==> flow/design.v <==
module PE_16( 
  input         clock, 
  input  [7:0]  io_in_a, 
  input  [7:0] io_in_b, 
  input  [15:0] io_in_d, 
  output [7:0]  io_out_a,
  output [7:0] io_out_b, 
  output [15:0] io_out_c,
  input         io_in_control_propagate, 
  output        io_out_control_propagate 
);
  wire [7:0] _T_36;    
  wire [7:0] _T_37;    
  wire [15:0] _T_38;   
  wire [15:0] _T_39;   
  wire [15:0] _GEN_20; 
  wire [15:0] _T_40; 
  wire [15:0] _T_41; 
  wire [15:0] _T_78; 
  wire [15:0] _T_79; 
  wire [15:0] _GEN_1; 
  wire [15:0] _GEN_13; 
  wire  _T_99; 
  wire [18:0] _GEN_25; 
  assign _T_36 = io_in_b;  
  assign _T_37 = $signed(_T_36);
  assign _T_38 = $signed(_T_37) * $signed(io_in_a); 
  assign _GEN_20 = _T_38; 
  assign _T_40 = $signed(_GEN_20) + $signed(_T_39); 
  assign _T_41 = $signed(_T_40); 
  assign io_out_a = io_in_a; 											
  assign io_out_b = io_in_b; 											
  assign io_out_control_propagate = io_in_control_propagate;			
double_buffer uutDB(.clock(clock),.io_in_control_propagate(io_in_control_propagate),.io_in_d(io_in_d),.io_in_c(_T_41),.c_fb(_T_39),.c_out(io_out_c)
    );
endmodule
module double_buffer(
input clock,
input io_in_control_propagate, 
input [15:0]io_in_d, 
input [15:0]io_in_c, 
output [15:0] c_fb,  
output [15:0] c_out 
    );
reg [15:0] c1_s; 
reg [15:0] c2_s;
always @(posedge clock) 
begin
 if (io_in_control_propagate)
	  begin
        c1_s <= io_in_d;
      end 
 else 
      begin
        c1_s <= io_in_c;
      end
if (!io_in_control_propagate) 
	  begin
        c2_s <= io_in_d;
      end 
 else 
	  begin
        c2_s <= io_in_c;
	  end
end
assign c_fb =io_in_control_propagate?c2_s:c1_s;
assign c_out=!io_in_control_propagate?c2_s:c1_s;
endmodule
module Tile( 
  input         clock, 
  input  [7:0]  io_in_a_0, 
  input  [7:0] io_in_b_0, 
  input  [15:0] io_in_d_0, 
  input         io_in_control_0_propagate, 
  output [7:0]  io_out_a_0, 
  output [15:0] io_out_c_0, 
  output [7:0] io_out_b_0, 
  output        io_out_control_0_propagate
);
  wire  tile_0_0_clock; 
  wire [7:0] tile_0_0_io_in_a; 
  wire [7:0] tile_0_0_io_in_b;
  wire [15:0] tile_0_0_io_in_d;
  wire [7:0] tile_0_0_io_out_a;
  wire [7:0] tile_0_0_io_out_b; 
  wire [15:0] tile_0_0_io_out_c; 
  wire  tile_0_0_io_in_control_propagate; 
  wire  tile_0_0_io_out_control_propagate;
  PE_16 tile_0_0 ( 
    .clock(tile_0_0_clock),
    .io_in_a(tile_0_0_io_in_a),
    .io_in_b(tile_0_0_io_in_b),
    .io_in_d(tile_0_0_io_in_d),
    .io_out_a(tile_0_0_io_out_a),
    .io_out_b(tile_0_0_io_out_b),
    .io_out_c(tile_0_0_io_out_c),
    .io_in_control_propagate(tile_0_0_io_in_control_propagate),
    .io_out_control_propagate(tile_0_0_io_out_control_propagate)
  );
  assign io_out_a_0 = tile_0_0_io_out_a; 
  assign io_out_c_0 = tile_0_0_io_out_c; 
  assign io_out_b_0 = tile_0_0_io_out_b; 
  assign io_out_control_0_propagate = tile_0_0_io_out_control_propagate;
  assign tile_0_0_clock = clock;
  assign tile_0_0_io_in_a = io_in_a_0; 
  assign tile_0_0_io_in_b = io_in_b_0; 
  assign tile_0_0_io_in_d = io_in_d_0; 
  assign tile_0_0_io_in_control_propagate = io_in_control_0_propagate; 
 endmodule
module Mesh( 
  input         clock, 
  input  [7:0]  io_in_a_0_0, 
  input  [7:0]  io_in_a_1_0, 
  input  [7:0]  io_in_a_2_0, 
  input  [7:0]  io_in_a_3_0, 
  input  [7:0]  io_in_d_0_0, 
  input  [7:0]  io_in_d_1_0, 
  input  [7:0]  io_in_d_2_0, 
  input  [7:0]  io_in_d_3_0, 
  input  [15:0]  io_in_b_0_0, 
  input  [15:0]  io_in_b_1_0, 
  input  [15:0]  io_in_b_2_0, 
  input  [15:0]  io_in_b_3_0, 
  input         io_in_control_0_0_propagate, 
  input         io_in_control_1_0_propagate, 
  input         io_in_control_2_0_propagate, 
  input         io_in_control_3_0_propagate, 
  output reg [15:0] io_out_c_0_0, 
  output reg [15:0] io_out_c_1_0, 
  output reg [15:0] io_out_c_2_0, 
  output reg [15:0] io_out_c_3_0
 );
  wire  mesh_0_0_clock; 		  			
  wire [7:0] mesh_0_0_io_in_a_0;  			
  wire [7:0] mesh_0_0_io_in_b_0; 			
  wire [15:0] mesh_0_0_io_in_d_0; 			
  wire  mesh_0_0_io_in_control_0_propagate; 
  wire [7:0] mesh_0_0_io_out_a_0; 			
  wire [15:0] mesh_0_0_io_out_c_0;			
  wire [7:0] mesh_0_0_io_out_b_0;			
  wire  mesh_0_0_io_out_control_0_propagate;
  wire  mesh_0_1_clock; 
  wire [7:0] mesh_0_1_io_in_a_0; 
  wire [7:0] mesh_0_1_io_in_b_0;
  wire [15:0] mesh_0_1_io_in_d_0;
  wire  mesh_0_1_io_in_control_0_propagate; 
  wire [7:0] mesh_0_1_io_out_a_0; 
  wire [15:0] mesh_0_1_io_out_c_0;
  wire [7:0] mesh_0_1_io_out_b_0;
  wire  mesh_0_1_io_out_control_0_propagate; 
  wire  mesh_0_2_clock; 			
  wire [7:0] mesh_0_2_io_in_a_0; 	
  wire [7:0] mesh_0_2_io_in_b_0; 	
  wire [15:0] mesh_0_2_io_in_d_0; 	
  wire  mesh_0_2_io_in_control_0_propagate; 
  wire [7:0] mesh_0_2_io_out_a_0; 
  wire [15:0] mesh_0_2_io_out_c_0;
  wire [7:0] mesh_0_2_io_out_b_0;
  wire  mesh_0_2_io_out_control_0_propagate; 
  wire  mesh_0_3_clock; 		 
  wire [7:0] mesh_0_3_io_in_a_0; 
  wire [7:0] mesh_0_3_io_in_b_0;
  wire [15:0] mesh_0_3_io_in_d_0;
  wire  mesh_0_3_io_in_control_0_propagate; 
  wire [7:0] mesh_0_3_io_out_a_0; 
  wire [15:0] mesh_0_3_io_out_c_0;
  wire [7:0] mesh_0_3_io_out_b_0;
  wire  mesh_0_3_io_out_control_0_propagate; 
  wire  mesh_1_0_clock;
  wire [7:0] mesh_1_0_io_in_a_0; 
  wire [7:0] mesh_1_0_io_in_b_0;
  wire [15:0] mesh_1_0_io_in_d_0;
  wire  mesh_1_0_io_in_control_0_propagate; 
  wire [7:0] mesh_1_0_io_out_a_0; 
  wire [15:0] mesh_1_0_io_out_c_0;
  wire [7:0] mesh_1_0_io_out_b_0;
  wire  mesh_1_0_io_out_control_0_propagate;
  wire  mesh_1_1_clock; 		 
  wire [7:0] mesh_1_1_io_in_a_0; 
  wire [7:0] mesh_1_1_io_in_b_0;
  wire [15:0] mesh_1_1_io_in_d_0;
  wire  mesh_1_1_io_in_control_0_propagate; 
  wire [7:0] mesh_1_1_io_out_a_0; 			
  wire [15:0] mesh_1_1_io_out_c_0;			
  wire [7:0] mesh_1_1_io_out_b_0;			
  wire  mesh_1_1_io_out_control_0_propagate;
  wire  mesh_1_2_clock; 
  wire [7:0] mesh_1_2_io_in_a_0; 
  wire [7:0] mesh_1_2_io_in_b_0;
  wire [15:0] mesh_1_2_io_in_d_0;
  wire  mesh_1_2_io_in_control_0_propagate; 
  wire [7:0] mesh_1_2_io_out_a_0; 
  wire [15:0] mesh_1_2_io_out_c_0;
  wire [7:0] mesh_1_2_io_out_b_0;
  wire  mesh_1_2_io_out_control_0_propagate;
  wire  mesh_1_3_clock; 		 
  wire [7:0] mesh_1_3_io_in_a_0; 
  wire [7:0] mesh_1_3_io_in_b_0;
  wire [15:0] mesh_1_3_io_in_d_0;
  wire  mesh_1_3_io_in_control_0_propagate; 
  wire [7:0] mesh_1_3_io_out_a_0; 
  wire [15:0] mesh_1_3_io_out_c_0;
  wire [7:0] mesh_1_3_io_out_b_0;
  wire  mesh_1_3_io_out_control_0_propagate;
  wire  mesh_2_0_clock; 
  wire [7:0] mesh_2_0_io_in_a_0; 
  wire [7:0] mesh_2_0_io_in_b_0;
  wire [15:0] mesh_2_0_io_in_d_0;
  wire  mesh_2_0_io_in_control_0_propagate; 
  wire [7:0] mesh_2_0_io_out_a_0; 			
  wire [15:0] mesh_2_0_io_out_c_0;			
  wire [7:0] mesh_2_0_io_out_b_0;			
  wire  mesh_2_0_io_out_control_0_propagate;
  wire  mesh_2_1_clock;						
  wire [7:0] mesh_2_1_io_in_a_0; 			
  wire [7:0] mesh_2_1_io_in_b_0;			
  wire [15:0] mesh_2_1_io_in_d_0;			
  wire  mesh_2_1_io_in_control_0_propagate; 
  wire [7:0] mesh_2_1_io_out_a_0; 			
  wire [15:0] mesh_2_1_io_out_c_0;			
  wire [7:0] mesh_2_1_io_out_b_0;			
  wire  mesh_2_1_io_out_control_0_propagate;
  wire  mesh_2_2_clock; 		 			
  wire [7:0] mesh_2_2_io_in_a_0; 			
  wire [7:0] mesh_2_2_io_in_b_0;			
  wire [15:0] mesh_2_2_io_in_d_0;			
  wire  mesh_2_2_io_in_control_0_propagate; 
  wire [7:0] mesh_2_2_io_out_a_0; 			
  wire [15:0] mesh_2_2_io_out_c_0;			
  wire [7:0] mesh_2_2_io_out_b_0;			
  wire  mesh_2_2_io_out_control_0_propagate;
  wire  mesh_2_3_clock; 		 			
  wire [7:0] mesh_2_3_io_in_a_0; 			
  wire [7:0] mesh_2_3_io_in_b_0;			
  wire [15:0] mesh_2_3_io_in_d_0;			
  wire  mesh_2_3_io_in_control_0_propagate; 
  wire [7:0] mesh_2_3_io_out_a_0; 			
  wire [15:0] mesh_2_3_io_out_c_0;			
  wire [7:0] mesh_2_3_io_out_b_0;			
  wire  mesh_2_3_io_out_control_0_propagate;
  wire  mesh_3_0_clock;			 
  wire [7:0] mesh_3_0_io_in_a_0; 
  wire [7:0] mesh_3_0_io_in_b_0;
  wire [15:0] mesh_3_0_io_in_d_0;
  wire  mesh_3_0_io_in_control_0_propagate; 
  wire [7:0] mesh_3_0_io_out_a_0; 
  wire [15:0] mesh_3_0_io_out_c_0;
  wire [7:0] mesh_3_0_io_out_b_0;
  wire  mesh_3_0_io_out_control_0_propagate;
  wire  mesh_3_1_clock; 		 
  wire [7:0] mesh_3_1_io_in_a_0; 
  wire [7:0] mesh_3_1_io_in_b_0;
  wire [15:0] mesh_3_1_io_in_d_0;
  wire  mesh_3_1_io_in_control_0_propagate; 
  wire [7:0] mesh_3_1_io_out_a_0; 
  wire [15:0] mesh_3_1_io_out_c_0;
  wire [7:0] mesh_3_1_io_out_b_0;
  wire  mesh_3_1_io_out_control_0_propagate;
  wire  mesh_3_2_clock; 
  wire [7:0] mesh_3_2_io_in_a_0; 
  wire [7:0] mesh_3_2_io_in_b_0;
  wire [15:0] mesh_3_2_io_in_d_0;
  wire  mesh_3_2_io_in_control_0_propagate; 
  wire [7:0] mesh_3_2_io_out_a_0; 
  wire [15:0] mesh_3_2_io_out_c_0;
  wire [7:0] mesh_3_2_io_out_b_0;
  wire  mesh_3_2_io_out_control_0_propagate;
  wire  mesh_3_3_clock;
  wire [7:0] mesh_3_3_io_in_a_0; 
  wire [7:0] mesh_3_3_io_in_b_0;
  wire [15:0] mesh_3_3_io_in_d_0;
  wire  mesh_3_3_io_in_control_0_propagate; 
  wire [7:0] mesh_3_3_io_out_a_0; 
  wire [15:0] mesh_3_3_io_out_c_0;
  wire [7:0] mesh_3_3_io_out_b_0;
  wire  mesh_3_3_io_out_control_0_propagate;
  reg [7:0] _T_1_0; 
  reg [7:0] _T_2_0; 
  reg [7:0] _T_3_0; 
  reg [7:0] _T_4_0; 
  reg [7:0] _T_10_0;
  reg [7:0] _T_11_0;
  reg [7:0] _T_12_0; 
  reg [7:0] _T_13_0; 
  reg [7:0] _T_19_0; 
  reg [7:0] _T_20_0; 
  reg [7:0] _T_21_0; 
  reg [7:0] _T_22_0; 
  reg [7:0] _T_28_0;  
  reg [7:0] _T_29_0;  
  reg [7:0] _T_30_0;  
  reg [7:0] _T_31_0;  
  reg [7:0]  _T_74_0;
  reg [7:0]  _T_75_0; 
  reg [7:0]  _T_76_0; 
  reg [7:0]  _T_77_0; 
  reg [7:0]  _T_84_0;
  reg [7:0]  _T_85_0; 
  reg [7:0]  _T_86_0; 
  reg [7:0]  _T_87_0; 
  reg [7:0]  _T_94_0; 
  reg [7:0]  _T_95_0; 
  reg [7:0]  _T_96_0; 
  reg [7:0]  _T_97_0; 
  reg [7:0]  _T_98_0; 
  reg [7:0]  _T_99_0; 
  reg [7:0]  _T_100_0;
  reg [7:0]  _T_101_0; 
  reg [7:0]  _T_104_0; 
  reg [7:0]  _T_105_0; 
  reg [7:0]  _T_106_0; 
  reg [7:0]  _T_107_0; 
  reg [15:0] _T_154_0;
  reg [15:0] _T_155_0; 
  reg [15:0] _T_156_0; 
  reg [15:0] _T_157_0; 
  reg [15:0] _T_164_0; 
  reg [15:0] _T_165_0;
  reg [15:0] _T_166_0;
  reg [15:0] _T_167_0;
  reg [15:0] _T_174_0; 
  reg [15:0] _T_175_0;
  reg [15:0] _T_176_0;
  reg [15:0] _T_177_0;
  reg [15:0] _T_184_0; 
  reg [15:0] _T_185_0;
  reg [15:0] _T_186_0;
  reg [15:0] _T_187_0;
  reg  _T_236; 
  reg  _T_239; 
  reg  _T_242; 
  reg  _T_245; 
  reg  _T_262; 
  reg  _T_265; 
  reg  _T_268; 
  reg  _T_271; 
  reg  _T_288; 
  reg  _T_291; 
  reg  _T_294; 
  reg  _T_297; 
  reg  _T_314; 
  reg  _T_317; 
  reg  _T_320; 
  reg  _T_323; 
  Tile mesh_0_0 ( 
    .clock(mesh_0_0_clock),
    .io_in_a_0(mesh_0_0_io_in_a_0),
    .io_in_b_0(mesh_0_0_io_in_b_0),
    .io_in_d_0(mesh_0_0_io_in_d_0),
    .io_in_control_0_propagate(mesh_0_0_io_in_control_0_propagate),
    .io_out_a_0(mesh_0_0_io_out_a_0),
    .io_out_c_0(mesh_0_0_io_out_c_0),
    .io_out_b_0(mesh_0_0_io_out_b_0),
    .io_out_control_0_propagate(mesh_0_0_io_out_control_0_propagate)
  );
  Tile mesh_0_1 ( 
    .clock(mesh_0_1_clock),
    .io_in_a_0(mesh_0_1_io_in_a_0),
    .io_in_b_0(mesh_0_1_io_in_b_0),
    .io_in_d_0(mesh_0_1_io_in_d_0),
    .io_in_control_0_propagate(mesh_0_1_io_in_control_0_propagate),
    .io_out_a_0(mesh_0_1_io_out_a_0),
    .io_out_c_0(mesh_0_1_io_out_c_0),
    .io_out_b_0(mesh_0_1_io_out_b_0),
    .io_out_control_0_propagate(mesh_0_1_io_out_control_0_propagate)
  );
  Tile mesh_0_2 ( 
    .clock(mesh_0_2_clock),
    .io_in_a_0(mesh_0_2_io_in_a_0),
    .io_in_b_0(mesh_0_2_io_in_b_0),
    .io_in_d_0(mesh_0_2_io_in_d_0),
    .io_in_control_0_propagate(mesh_0_2_io_in_control_0_propagate),
    .io_out_a_0(mesh_0_2_io_out_a_0),
    .io_out_c_0(mesh_0_2_io_out_c_0),
    .io_out_b_0(mesh_0_2_io_out_b_0),
    .io_out_control_0_propagate(mesh_0_2_io_out_control_0_propagate)
  );
  Tile mesh_0_3 (
    .clock(mesh_0_3_clock),
    .io_in_a_0(mesh_0_3_io_in_a_0),
    .io_in_b_0(mesh_0_3_io_in_b_0),
    .io_in_d_0(mesh_0_3_io_in_d_0),
    .io_in_control_0_propagate(mesh_0_3_io_in_control_0_propagate),
    .io_out_a_0(mesh_0_3_io_out_a_0),
    .io_out_c_0(mesh_0_3_io_out_c_0),
    .io_out_b_0(mesh_0_3_io_out_b_0),
    .io_out_control_0_propagate(mesh_0_3_io_out_control_0_propagate)
  );
   Tile mesh_1_0 ( 
    .clock(mesh_1_0_clock),
    .io_in_a_0(mesh_1_0_io_in_a_0),
    .io_in_b_0(mesh_1_0_io_in_b_0),
    .io_in_d_0(mesh_1_0_io_in_d_0),
    .io_in_control_0_propagate(mesh_1_0_io_in_control_0_propagate),
    .io_out_a_0(mesh_1_0_io_out_a_0),
    .io_out_c_0(mesh_1_0_io_out_c_0),
    .io_out_b_0(mesh_1_0_io_out_b_0),
    .io_out_control_0_propagate(mesh_1_0_io_out_control_0_propagate)
  );
  Tile mesh_1_1 ( 
    .clock(mesh_1_1_clock),
    .io_in_a_0(mesh_1_1_io_in_a_0),
    .io_in_b_0(mesh_1_1_io_in_b_0),
    .io_in_d_0(mesh_1_1_io_in_d_0),
    .io_in_control_0_propagate(mesh_1_1_io_in_control_0_propagate),
    .io_out_a_0(mesh_1_1_io_out_a_0),
    .io_out_c_0(mesh_1_1_io_out_c_0),
    .io_out_b_0(mesh_1_1_io_out_b_0),
    .io_out_control_0_propagate(mesh_1_1_io_out_control_0_propagate)
     );
  Tile mesh_1_2 ( 
    .clock(mesh_1_2_clock),
    .io_in_a_0(mesh_1_2_io_in_a_0),
    .io_in_b_0(mesh_1_2_io_in_b_0),
    .io_in_d_0(mesh_1_2_io_in_d_0),
    .io_in_control_0_propagate(mesh_1_2_io_in_control_0_propagate),
    .io_out_a_0(mesh_1_2_io_out_a_0),
    .io_out_c_0(mesh_1_2_io_out_c_0),
    .io_out_b_0(mesh_1_2_io_out_b_0),
    .io_out_control_0_propagate(mesh_1_2_io_out_control_0_propagate)
      );
  Tile mesh_1_3 ( 
    .clock(mesh_1_3_clock),
    .io_in_a_0(mesh_1_3_io_in_a_0),
    .io_in_b_0(mesh_1_3_io_in_b_0),
    .io_in_d_0(mesh_1_3_io_in_d_0),
    .io_in_control_0_propagate(mesh_1_3_io_in_control_0_propagate),
    .io_out_a_0(mesh_1_3_io_out_a_0),
    .io_out_c_0(mesh_1_3_io_out_c_0),
    .io_out_b_0(mesh_1_3_io_out_b_0),
    .io_out_control_0_propagate(mesh_1_3_io_out_control_0_propagate)
      );
   Tile mesh_2_0 ( 
    .clock(mesh_2_0_clock),
    .io_in_a_0(mesh_2_0_io_in_a_0),
    .io_in_b_0(mesh_2_0_io_in_b_0),
    .io_in_d_0(mesh_2_0_io_in_d_0),
    .io_in_control_0_propagate(mesh_2_0_io_in_control_0_propagate),
    .io_out_a_0(mesh_2_0_io_out_a_0),
    .io_out_c_0(mesh_2_0_io_out_c_0),
    .io_out_b_0(mesh_2_0_io_out_b_0),
    .io_out_control_0_propagate(mesh_2_0_io_out_control_0_propagate)
     );
  Tile mesh_2_1 ( 
    .clock(mesh_2_1_clock),
    .io_in_a_0(mesh_2_1_io_in_a_0),
    .io_in_b_0(mesh_2_1_io_in_b_0),
    .io_in_d_0(mesh_2_1_io_in_d_0),
    .io_in_control_0_propagate(mesh_2_1_io_in_control_0_propagate),
    .io_out_a_0(mesh_2_1_io_out_a_0),
    .io_out_c_0(mesh_2_1_io_out_c_0),
    .io_out_b_0(mesh_2_1_io_out_b_0),
    .io_out_control_0_propagate(mesh_2_1_io_out_control_0_propagate)
     );
  Tile mesh_2_2 (
    .clock(mesh_2_2_clock),
    .io_in_a_0(mesh_2_2_io_in_a_0),
    .io_in_b_0(mesh_2_2_io_in_b_0),
    .io_in_d_0(mesh_2_2_io_in_d_0),
    .io_in_control_0_propagate(mesh_2_2_io_in_control_0_propagate),
    .io_out_a_0(mesh_2_2_io_out_a_0),
    .io_out_c_0(mesh_2_2_io_out_c_0),
    .io_out_b_0(mesh_2_2_io_out_b_0),
    .io_out_control_0_propagate(mesh_2_2_io_out_control_0_propagate)
     );
  Tile mesh_2_3 ( 
    .clock(mesh_2_3_clock),
    .io_in_a_0(mesh_2_3_io_in_a_0),
    .io_in_b_0(mesh_2_3_io_in_b_0),
    .io_in_d_0(mesh_2_3_io_in_d_0),
    .io_in_control_0_propagate(mesh_2_3_io_in_control_0_propagate),
    .io_out_a_0(mesh_2_3_io_out_a_0),
    .io_out_c_0(mesh_2_3_io_out_c_0),
    .io_out_b_0(mesh_2_3_io_out_b_0),
    .io_out_control_0_propagate(mesh_2_3_io_out_control_0_propagate)
     );
    Tile mesh_3_0 ( 
    .clock(mesh_3_0_clock),
    .io_in_a_0(mesh_3_0_io_in_a_0),
    .io_in_b_0(mesh_3_0_io_in_b_0),
    .io_in_d_0(mesh_3_0_io_in_d_0),
    .io_in_control_0_propagate(mesh_3_0_io_in_control_0_propagate),
    .io_out_a_0(mesh_3_0_io_out_a_0),
    .io_out_c_0(mesh_3_0_io_out_c_0),
    .io_out_b_0(mesh_3_0_io_out_b_0),
    .io_out_control_0_propagate(mesh_3_0_io_out_control_0_propagate)
  );
  Tile mesh_3_1 ( 
    .clock(mesh_3_1_clock),
    .io_in_a_0(mesh_3_1_io_in_a_0),
    .io_in_b_0(mesh_3_1_io_in_b_0),
    .io_in_d_0(mesh_3_1_io_in_d_0),
    .io_in_control_0_propagate(mesh_3_1_io_in_control_0_propagate),
    .io_out_a_0(mesh_3_1_io_out_a_0),
    .io_out_c_0(mesh_3_1_io_out_c_0),
    .io_out_b_0(mesh_3_1_io_out_b_0),
    .io_out_control_0_propagate(mesh_3_1_io_out_control_0_propagate)
  );
  Tile mesh_3_2 ( 
    .clock(mesh_3_2_clock),
    .io_in_a_0(mesh_3_2_io_in_a_0),
    .io_in_b_0(mesh_3_2_io_in_b_0),
    .io_in_d_0(mesh_3_2_io_in_d_0),
    .io_in_control_0_propagate(mesh_3_2_io_in_control_0_propagate),
    .io_out_a_0(mesh_3_2_io_out_a_0),
    .io_out_c_0(mesh_3_2_io_out_c_0),
    .io_out_b_0(mesh_3_2_io_out_b_0),
    .io_out_control_0_propagate(mesh_3_2_io_out_control_0_propagate)
  );
  Tile mesh_3_3 ( 
    .clock(mesh_3_3_clock),
    .io_in_a_0(mesh_3_3_io_in_a_0),
    .io_in_b_0(mesh_3_3_io_in_b_0),
    .io_in_d_0(mesh_3_3_io_in_d_0),
    .io_in_control_0_propagate(mesh_3_3_io_in_control_0_propagate),
    .io_out_a_0(mesh_3_3_io_out_a_0),
    .io_out_c_0(mesh_3_3_io_out_c_0),
    .io_out_b_0(mesh_3_3_io_out_b_0),
    .io_out_control_0_propagate(mesh_3_3_io_out_control_0_propagate)
   );
always @(posedge clock) begin
  io_out_c_0_0 <= mesh_3_0_io_out_c_0; 
  io_out_c_1_0 <= mesh_3_1_io_out_c_0; 
  io_out_c_2_0 <= mesh_3_2_io_out_c_0; 
  io_out_c_3_0 <= mesh_3_3_io_out_c_0; 
end
  assign mesh_0_0_clock = clock; 	  
  assign mesh_0_0_io_in_a_0 = _T_1_0; 
  assign mesh_0_0_io_in_b_0 = _T_74_0;
  assign mesh_0_0_io_in_d_0 = _T_154_0; 
  assign mesh_0_0_io_in_control_0_propagate = _T_236; 
  assign mesh_0_1_clock = clock; 		
  assign mesh_0_1_io_in_a_0 = _T_2_0; 	
  assign mesh_0_1_io_in_b_0 = _T_84_0; 
  assign mesh_0_1_io_in_d_0 = _T_164_0;
  assign mesh_0_1_io_in_control_0_propagate = _T_262; 
  assign mesh_0_2_clock = clock; 		
  assign mesh_0_2_io_in_a_0 = _T_3_0; 	
  assign mesh_0_2_io_in_b_0 = _T_94_0; 
  assign mesh_0_2_io_in_d_0 = _T_174_0;
  assign mesh_0_2_io_in_control_0_propagate = _T_288; 
  assign mesh_0_3_clock = clock; 		
  assign mesh_0_3_io_in_a_0 = _T_4_0; 	
  assign mesh_0_3_io_in_b_0 = _T_104_0;
  assign mesh_0_3_io_in_d_0 = _T_184_0;
  assign mesh_0_3_io_in_control_0_propagate = _T_314; 
  assign mesh_1_0_clock = clock; 		
  assign mesh_1_0_io_in_a_0 = _T_10_0; 	
  assign mesh_1_0_io_in_b_0 = _T_75_0; 	
  assign mesh_1_0_io_in_d_0 = _T_155_0; 
  assign mesh_1_0_io_in_control_0_propagate = _T_239; 
  assign mesh_1_1_clock = clock; 		
  assign mesh_1_1_io_in_a_0 = _T_11_0; 
  assign mesh_1_1_io_in_b_0 = _T_85_0; 
  assign mesh_1_1_io_in_d_0 = _T_165_0;
  assign mesh_1_1_io_in_control_0_propagate = _T_265; 
  assign mesh_1_2_clock = clock; 		
  assign mesh_1_2_io_in_a_0 = _T_12_0; 
  assign mesh_1_2_io_in_b_0 = _T_95_0; 
  assign mesh_1_2_io_in_d_0 = _T_175_0;
  assign mesh_1_2_io_in_control_0_propagate = _T_291; 
  assign mesh_1_3_clock = clock; 		
  assign mesh_1_3_io_in_a_0 = _T_13_0; 
  assign mesh_1_3_io_in_b_0 = _T_105_0;
  assign mesh_1_3_io_in_d_0 = _T_185_0;
  assign mesh_1_3_io_in_control_0_propagate = _T_317; 
  assign mesh_2_0_clock = clock; 		
  assign mesh_2_0_io_in_a_0 = _T_19_0; 
  assign mesh_2_0_io_in_b_0 = _T_76_0; 
  assign mesh_2_0_io_in_d_0 = _T_156_0;
  assign mesh_2_0_io_in_control_0_propagate = _T_242; 
  assign mesh_2_1_clock = clock; 		
  assign mesh_2_1_io_in_a_0 = _T_20_0; 
  assign mesh_2_1_io_in_b_0 = _T_86_0; 
  assign mesh_2_1_io_in_d_0 = _T_166_0;
  assign mesh_2_1_io_in_control_0_propagate = _T_268; 
  assign mesh_2_2_clock = clock; 		
  assign mesh_2_2_io_in_a_0 = _T_21_0; 
  assign mesh_2_2_io_in_b_0 = _T_96_0; 
  assign mesh_2_2_io_in_d_0 = _T_176_0;
  assign mesh_2_2_io_in_control_0_propagate = _T_294; 
  assign mesh_2_3_clock = clock; 		
  assign mesh_2_3_io_in_a_0 = _T_22_0; 
  assign mesh_2_3_io_in_b_0 = _T_106_0;
  assign mesh_2_3_io_in_d_0 = _T_186_0;
  assign mesh_2_3_io_in_control_0_propagate = _T_320; 
  assign mesh_3_0_clock = clock; 		
  assign mesh_3_0_io_in_a_0 = _T_28_0; 
  assign mesh_3_0_io_in_b_0 = _T_77_0; 
  assign mesh_3_0_io_in_d_0 = _T_157_0;
  assign mesh_3_0_io_in_control_0_propagate = _T_245; 
  assign mesh_3_1_clock = clock; 		
  assign mesh_3_1_io_in_a_0 = _T_29_0; 
  assign mesh_3_1_io_in_b_0 = _T_87_0; 
  assign mesh_3_1_io_in_d_0 = _T_167_0;
  assign mesh_3_1_io_in_control_0_propagate = _T_271; 
  assign mesh_3_2_clock = clock; 		
  assign mesh_3_2_io_in_a_0 = _T_30_0; 
  assign mesh_3_2_io_in_b_0 = _T_97_0; 
  assign mesh_3_2_io_in_d_0 = _T_177_0;
  assign mesh_3_2_io_in_control_0_propagate = _T_297; 
  assign mesh_3_3_clock = clock; 		
  assign mesh_3_3_io_in_a_0 = _T_31_0; 
  assign mesh_3_3_io_in_b_0 = _T_107_0;
  assign mesh_3_3_io_in_d_0 = _T_187_0;
  assign mesh_3_3_io_in_control_0_propagate = _T_323; 
  always @(posedge clock) begin
    _T_1_0 <= io_in_a_0_0;
    _T_2_0 <= mesh_0_0_io_out_a_0;
    _T_3_0 <= mesh_0_1_io_out_a_0;
    _T_4_0 <= mesh_0_2_io_out_a_0;
    _T_10_0 <= io_in_a_1_0;
    _T_11_0 <= mesh_1_0_io_out_a_0;
    _T_12_0 <= mesh_1_1_io_out_a_0;
    _T_13_0 <= mesh_1_2_io_out_a_0;
    _T_19_0 <= io_in_a_2_0;
    _T_20_0 <= mesh_2_0_io_out_a_0;
    _T_21_0 <= mesh_2_1_io_out_a_0;
    _T_22_0 <= mesh_2_2_io_out_a_0;
    _T_28_0 <= io_in_a_3_0;;
    _T_29_0 <= mesh_3_0_io_out_a_0;
    _T_30_0 <= mesh_3_1_io_out_a_0;
    _T_31_0 <= mesh_3_2_io_out_a_0;
    _T_74_0 <= io_in_d_0_0;
    _T_75_0 <= mesh_0_0_io_out_b_0;
    _T_76_0 <= mesh_1_0_io_out_b_0;
    _T_77_0 <= mesh_2_0_io_out_b_0;
    _T_84_0 <= io_in_d_1_0;
    _T_85_0 <= mesh_0_1_io_out_b_0;
    _T_86_0 <= mesh_1_1_io_out_b_0;
    _T_87_0 <= mesh_2_1_io_out_b_0;
    _T_94_0 <=  io_in_d_2_0;
    _T_95_0 <= mesh_0_2_io_out_b_0;
    _T_96_0 <= mesh_1_2_io_out_b_0;
    _T_97_0 <= mesh_2_2_io_out_b_0;
    _T_104_0 <= io_in_d_3_0;
    _T_105_0 <= mesh_0_3_io_out_b_0;
    _T_106_0 <= mesh_1_3_io_out_b_0;
    _T_107_0 <= mesh_2_3_io_out_b_0;
    _T_154_0 <= io_in_b_0_0;
    _T_155_0 <= mesh_0_0_io_out_c_0;
    _T_156_0 <= mesh_1_0_io_out_c_0;
    _T_157_0 <= mesh_2_0_io_out_c_0;
    _T_164_0 <= io_in_b_1_0;
    _T_165_0 <= mesh_0_1_io_out_c_0;
    _T_166_0 <= mesh_1_1_io_out_c_0;
    _T_167_0 <= mesh_2_1_io_out_c_0;
    _T_174_0 <= io_in_b_2_0;
    _T_175_0 <= mesh_0_2_io_out_c_0;
    _T_176_0 <= mesh_1_2_io_out_c_0;
    _T_177_0 <= mesh_2_2_io_out_c_0;
    _T_184_0 <= io_in_b_3_0;
    _T_185_0 <= mesh_0_3_io_out_c_0;
    _T_186_0 <= mesh_1_3_io_out_c_0;
    _T_187_0 <= mesh_2_3_io_out_c_0;
    _T_236 <= io_in_control_0_0_propagate;
    _T_239 <= mesh_0_0_io_out_control_0_propagate;
    _T_242 <= mesh_1_0_io_out_control_0_propagate;
    _T_245 <= mesh_2_0_io_out_control_0_propagate;
	_T_262 <=io_in_control_1_0_propagate;
    _T_265 <= mesh_0_1_io_out_control_0_propagate;
    _T_268 <= mesh_1_1_io_out_control_0_propagate;
    _T_271 <= mesh_2_1_io_out_control_0_propagate;
    _T_288 <=  io_in_control_2_0_propagate;
    _T_291 <= mesh_0_2_io_out_control_0_propagate;
    _T_294 <= mesh_1_2_io_out_control_0_propagate;
    _T_297 <= mesh_2_2_io_out_control_0_propagate;
    _T_314 <= io_in_control_3_0_propagate;
    _T_317 <= mesh_0_3_io_out_control_0_propagate;
    _T_320 <= mesh_1_3_io_out_control_0_propagate;
    _T_323 <= mesh_2_3_io_out_control_0_propagate;
  end
endmodule
; ---- From RTL to reports: Mesh
; Each step is given for the RTL above and for the edited RTL.
; Lines under "before" count in the file above, lines under "after" in the edited file.
; "change": "after" minus "before" as printed here. "rel_change_pct": 100 x difference / "before".
; Cell names lack the library's common part.
; The mark - stands for no value.
[design]
top = Mesh
clock_port = clock
cell_library = sky130hd
lib_corner = tt_025C_1v80

; ---- Diff
; Unified diff, file above to edited file.
; The edited RTL no longer does the same as the RTL above: the edit was made by script, with no optimisation intended.
; begin of diff
@@ -640,5 +640,4 @@
     _T_154_0 <= io_in_b_0_0;
     _T_155_0 <= mesh_0_0_io_out_c_0;
-    _T_156_0 <= mesh_1_0_io_out_c_0;
     _T_157_0 <= mesh_2_0_io_out_c_0;
     _T_164_0 <= io_in_b_1_0;
@@ -671,3 +670,4 @@
     _T_323 <= mesh_2_3_io_out_control_0_propagate;
   end
+  always @(*) _T_156_0 = mesh_1_0_io_out_c_0;
 endmodule
; end of diff

; ---- After elaboration
; Yosys after proc, flatten, opt, wreduce and memory -nomap, before mapping. Enables and synchronous resets that opt folds into registers are not counted as muxes. Memory bits, and registers merged into a memory's read port (data or address), are not among the register bits. Print and check cells are not counted. Equal cells are merged and count once.
[bits]
columns = element, before, after, change, rel_change_pct
row1 = ff_bits, 1104, 1088, -16, -1.45
row2 = input_bits, 133, 133, 0, 0.00
row3 = output_inout_bits, 64, 64, 0, 0.00
row4 = wordCells, 196, 195, -1, -0.51
[op_classes]
columns = element, before, after, change, rel_change_pct
row1 = add_sub_neg, 16, 16, 0, 0.00
row2 = mul, 16, 16, 0, 0.00
row3 = muxes, 64, 64, 0, 0.00
[ops]
columns = cell, before, after, change, rel_change_pct
row1 = 2-to-1 mux 16 bit, 64, 64, 0, 0.00
row2 = adder 16 bit, 16, 16, 0, 0.00
row3 = multiplier 8 x 8 -> 16 bit, 16, 16, 0, 0.00

; ---- Longest topological paths
; Yosys ltp: most cells in a row. Word level: on the elaborated netlist, between registers, memories and ports. Mapped: between sequential cells and ports; inverters and the memories' decode and read muxes count.
[logic_depth]
columns = element, before, after, change, rel_change_pct
row1 = word_depth, 3, 3, 0, 0.00
row2 = abc_area, 0, 0, -, -
row3 = ltp_mapped, 20, 20, 0, 0.00
row4 = mapped_depth_nobuf, 17, 17, 0, 0.00

; ---- After synthesis
; Source: synth_stat.txt of the flow (Yosys; design flattened, memories mapped). It holds for the ABC_AREA given above (unset counts as 0); a run with the other value may have another netlist.
[by_type]
columns = type, before, after, change, rel_change_pct
row1 = mux2_2, 621, 600, -21, -3.38
row2 = a21oi_1, 181, 202, 21, 11.60
row3 = dfxtp_1, 1104, 1088, -16, -1.45
row4 = clkbuf_1, 105, 121, 16, 15.24
row5 = o21ba_4, 16, 0, -16, -100.00
row6 = o211ai_1, 16, 31, 15, 93.75
row7 = o21ba_2, 0, 15, 15, -
row8 = nor2_1, 198, 212, 14, 7.07
row9 = a21oi_2, 15, 1, -14, -93.33
row10 = o211ai_2, 14, 0, -14, -100.00
row11 = buf_1, 24, 12, -12, -50.00
row12 = or3_4, 9, 1, -8, -88.89
row13 = or3_1, 7, 15, 8, 114.29
row14 = and2_1, 512, 518, 6, 1.17
row15 = nor2b_1, 0, 4, 4, -
row16 = o31a_1, 0, 4, 4, -
row17 = nor3_1, 16, 19, 3, 18.75
row18 = nand2_1, 591, 589, -2, -0.34
; The list need not be complete.
[synth_totals]
columns = element, before, after, change, rel_change_pct
row1 = cell_count, 7270, 7276, 6, 0.08
row2 = yosys_area_um2, 79881.6, 79292.3, -589.3, -0.74
row3 = seqArea_um2, 22101.2, 21780.9, -320.3, -1.45
row4 = flip_flops, 1104, 1088, -16, -1.45
row5 = buf_cells, 146, 148, 2, 1.37
; The figures by module come from a second, unflattened synthesis with its own total; it is not the netlist above.
[hier_totals]
columns = element, before, after, change, rel_change_pct
row1 = cells_unflattened, 7360, 7328, -32, -0.43
row2 = hier_area_um2, 87984.4, 87664.1, -320.3, -0.36
; Each row is one instance without its submodules.
[by_module_before]
columns = mod, instances, n_cells, mod_area_um2, seq_area_um2
row1 = PE_16, 16, 320, 3040.4, 0.0
row2 = double_buffer, 16, 103, 1717.9, 640.6
row3 = Mesh, 1, 592, 11851.4, 11851.4
row4 = Tile, 16, 0, 0.0, 0.0
[by_module_after]
columns = mod, instances, n_cells, mod_area_um2, seq_area_um2
row1 = PE_16, 16, 319, 3040.4, 0.0
row2 = double_buffer, 16, 103, 1717.9, 640.6
row3 = Mesh, 1, 576, 11531.1, 11531.1
row4 = Tile, 16, 0, 0.0, 0.0

; ---- Path before layout
; OpenSTA on the mapped netlist: ideal clock, no wires. The path of least setup slack (recovery checks aside). Input and output delay are each 20% of the period. Register names are those of the netlist, which keeps one name where synthesis merged equal registers.
[synth_path]
columns = element, before, after, change, rel_change_pct
row1 = kind, reg2reg, reg2reg, -, -
row2 = from, reg _T_239, reg _T_297, -, -
row3 = to, reg mesh_1_0.tile_0_0.uutDB.c2_s[14], reg mesh_3_2.tile_0_0.uutDB.c2_s[14], -, -
row4 = period_ns, 5.2, 5.2, 0.0, 0.00
row5 = setup_time_ns, 0.120, 0.120, 0.000, -
row6 = launch_ns, 0.000, 0.000, 0.000, -
row7 = t_arrival_ns, 5.198, 5.258, 0.060, 1.15
row8 = required_time_ns, 5.080, 5.080, 0.000, 0.00
row9 = slack_ns, -0.118, -0.177, -0.059, -
row10 = path_delay_ns, 5.318, 5.378, 0.060, 1.13
row11 = path_stages, 21, 21, 0, 0.00
row12 = path_buffers, 3, 3, 0, 0.00
row13 = synth_period_reached_ns, 5.318, 5.377, 0.059, 1.11
; "path_delay_ns" is the arrival time less input delay plus setup time.
; "path_stages" counts driving pins, that of a launching flip-flop among them; a cell with two outputs on the path counts twice.
; "synth_period_reached_ns" = period - worst setup slack (recovery checks aside). The figure is calculated, with input and output delays left at 20% of the set period.
; The rows between start and end are the longest chain of elaborated cells between them; the timing report does not say that the signal goes this way. Where chains are equally long, one stands for them.
; Each line given opens the expression or statement behind the cell; cells for indexed reads and writes are added by Yosys, which also makes memories of some case tables.
[synth_between_before]
cell_sequence = dfxtp_1 clkbuf_1 clkbuf_1 buf_2 mux2i_1 fa_1 inv_1 fa_1 ha_1 inv_1 fa_1 inv_1 ha_1 ha_1 fa_1 a21o_1 a21oi_2 o21ba_4 o211ai_2 and4b_1 a211o_1
elab_chain_len = 3
cone_cells = 3
lines_between = 3
cone_classes = 1 x add/sub; 2 x mux
[synth_lines_before]
columns = element, line
row1 = "start, declared", 330  ; reg  _T_239;
row2 = "start, assigned", 657  ; _T_239 <= mesh_0_0_io_out_control_0_propagate;
row3 = 2-to-1 mux 16 bit, 66  ; assign c_fb =io_in_control_propagate?c2_s:c1_s;
row4 = adder 16 bit, 29  ; assign _T_40 = $signed(_GEN_20) + $signed(_T_39);
row5 = 2-to-1 mux 16 bit, 57  ; if (!io_in_control_propagate)
row6 = "end, assigned", 59  ; c2_s <= io_in_d;
row7 = "end, assigned", 63  ; c2_s <= io_in_c;
row8 = "end, declared", 46  ; reg [15:0] c2_s;
[synth_between_after]
cell_sequence = dfxtp_1 clkbuf_1 buf_1 buf_2 mux2i_1 fa_1 inv_1 fa_1 ha_1 inv_1 fa_1 inv_1 ha_1 ha_1 fa_1 a21o_1 a21oi_1 o21ba_2 o211ai_1 and4b_1 a211o_1
elab_chain_len = 3
cone_cells = 3
lines_between = 3
cone_classes = 1 x add/sub; 2 x mux
[synth_lines_after]
columns = element, line
row1 = "start, declared", 340  ; reg  _T_297;
row2 = "start, assigned", 666  ; _T_297 <= mesh_2_2_io_out_control_0_propagate;
row3 = 2-to-1 mux 16 bit, 66  ; assign c_fb =io_in_control_propagate?c2_s:c1_s;
row4 = adder 16 bit, 29  ; assign _T_40 = $signed(_GEN_20) + $signed(_T_39);
row5 = 2-to-1 mux 16 bit, 57  ; if (!io_in_control_propagate)
row6 = "end, assigned", 59  ; c2_s <= io_in_d;
row7 = "end, assigned", 63  ; c2_s <= io_in_c;
row8 = "end, declared", 46  ; reg [15:0] c2_s;

; ---- Worst path after layout
; From the final timing report of the runs of set A: the path of least setup slack in the routed layout; clock arrival at registers is part of the times.
[layout_path]
columns = element, before, after, change, rel_change_pct
row1 = kind, reg2reg, reg2reg, -, -
row2 = from, reg _T_76_0[7], reg _T_76_0[7], -, -
row3 = to, reg mesh_2_0.tile_0_0.uutDB.c2_s[13], reg mesh_2_0.tile_0_0.uutDB.c1_s[14], -, -
row4 = period_ns, 5.2, 5.2, 0.0, 0.00
row5 = setup_time_ns, 0.11, 0.13, 0.02, -
row6 = launch_ns, 0.79, 0.78, -0.01, -1.27
row7 = t_arrival_ns, 5.70, 5.63, -0.07, -1.23
row8 = required_time_ns, 5.88, 5.85, -0.03, -0.51
row9 = slack_ns, 0.19, 0.22, 0.03, -
row10 = path_stages, 17, 16, -1, -5.88
row11 = path_buffers, 2, 1, -1, -50.00
; The rows between start and end are the longest chain of elaborated cells between them; the timing report does not say that the signal goes this way. Where chains are equally long, one stands for them.
[layout_between_before]
cell_sequence = dfxtp_2 and2_1 clkinvlp_4 buf_12 buf_4 fa_1 inv_1 fa_1 fa_1 fa_1 ha_1 ha_1 or3_1 o2111ai_1 nand2_1 xor2_1 mux2_2
elab_chain_len = 3
cone_cells = 3
lines_between = 3
cone_classes = 1 x add/sub; 1 x mul; 1 x mux
[layout_lines_before]
columns = element, line
row1 = "start, declared", 295  ; reg [7:0]  _T_76_0;
row2 = "start, assigned", 626  ; _T_76_0 <= mesh_1_0_io_out_b_0;
row3 = multiplier 8 x 8 -> 16 bit, 27  ; assign _T_38 = $signed(_T_37) * $signed(io_in_a);
row4 = adder 16 bit, 29  ; assign _T_40 = $signed(_GEN_20) + $signed(_T_39);
row5 = 2-to-1 mux 16 bit, 57  ; if (!io_in_control_propagate)
row6 = "end, assigned", 59  ; c2_s <= io_in_d;
row7 = "end, assigned", 63  ; c2_s <= io_in_c;
row8 = "end, declared", 46  ; reg [15:0] c2_s;
[layout_between_after]
cell_sequence = dfxtp_2 and2_1 clkinvlp_4 buf_4 fa_1 inv_1 fa_1 fa_1 fa_1 ha_1 ha_1 or3_4 o21bai_4 a311o_1 a211oi_1 a211oi_2
elab_chain_len = 3
cone_cells = 3
lines_between = 3
cone_classes = 1 x add/sub; 1 x mul; 1 x mux
[layout_lines_after]
columns = element, line
row1 = "start, declared", 295  ; reg [7:0]  _T_76_0;
row2 = "start, assigned", 626  ; _T_76_0 <= mesh_1_0_io_out_b_0;
row3 = multiplier 8 x 8 -> 16 bit, 27  ; assign _T_38 = $signed(_T_37) * $signed(io_in_a);
row4 = adder 16 bit, 29  ; assign _T_40 = $signed(_GEN_20) + $signed(_T_39);
row5 = 2-to-1 mux 16 bit, 49  ; if (io_in_control_propagate)
row6 = "end, assigned", 51  ; c1_s <= io_in_d;
row7 = "end, assigned", 55  ; c1_s <= io_in_c;
row8 = "end, declared", 45  ; reg [15:0] c1_s;

; ---- Layout results
; Runs of the flow (Yosys, OpenROAD) on both versions; the two runs of a pair have the same settings. The constraints put input and output delay at 20% of the set period each and load the outputs with 0.01 pF.
[flow_settings_set_A]
CORE_UTILIZATION = 40
PLACE_DENSITY = 0.6
period_ns = 5.2
CAP_MARGIN = 20
CORE_MARGIN = 2
SLEW_MARGIN = 20
[results_set_A]
columns = element, before, after, change, rel_change_pct
row1 = yosys_chip_area_um2, 79881.6, 79292.3, -589.3, -0.74
row2 = design.die.area_um2, 203293.0, 201808.0, -1485.0, -0.73
row3 = post_route_stdcell_area_um2, 90581.9, 90102.7, -479.2, -0.53
row4 = post_route_util_pct, 45.5, 45.7, 0.2, -
row5 = fin_ws_ns, 0.185, 0.221, 0.036, -
row6 = setupTns_ns, 0.000, 0.000, 0.000, -
row7 = holdWs_ns, 0.401, 0.388, -0.013, -
row8 = achieved_period_ns, 5.015, 4.979, -0.036, -0.72
[flow_settings_set_B]
ABC_AREA = 0
CELL_PAD_IN_SITES_GLOBAL_PLACEMENT = 2
CORE_MARGIN = 10
CORE_UTILIZATION = 62
CTS_CLUSTER_SIZE = 24
GPL_TIMING_DRIVEN = 1
SLEW_MARGIN = 20
period_ns = 6.6
CAP_MARGIN = 20
[results_set_B]
columns = element, before, after, change, rel_change_pct
row1 = yosys_chip_area_um2, 79881.6, 79292.3, -589.3, -0.74
row2 = design.die.area_um2, 143599.0, 142597.0, -1002.0, -0.70
row3 = post_route_stdcell_area_um2, 87893.0, 87076.0, -817.0, -0.93
row4 = post_route_util_pct, 68.7, 68.4, -0.3, -
row5 = fin_ws_ns, 1.375, 1.266, -0.109, -
row6 = setupTns_ns, 0.000, 0.000, 0.000, -
row7 = holdWs_ns, 0.369, 0.382, 0.013, -
row8 = achieved_period_ns, 5.225, 5.334, 0.109, 2.09
; "achieved_period_ns" is the run's clock period less its worst setup slack. It is reckoned from that one timing run; input and output delays stay at 20% of the period that was set.
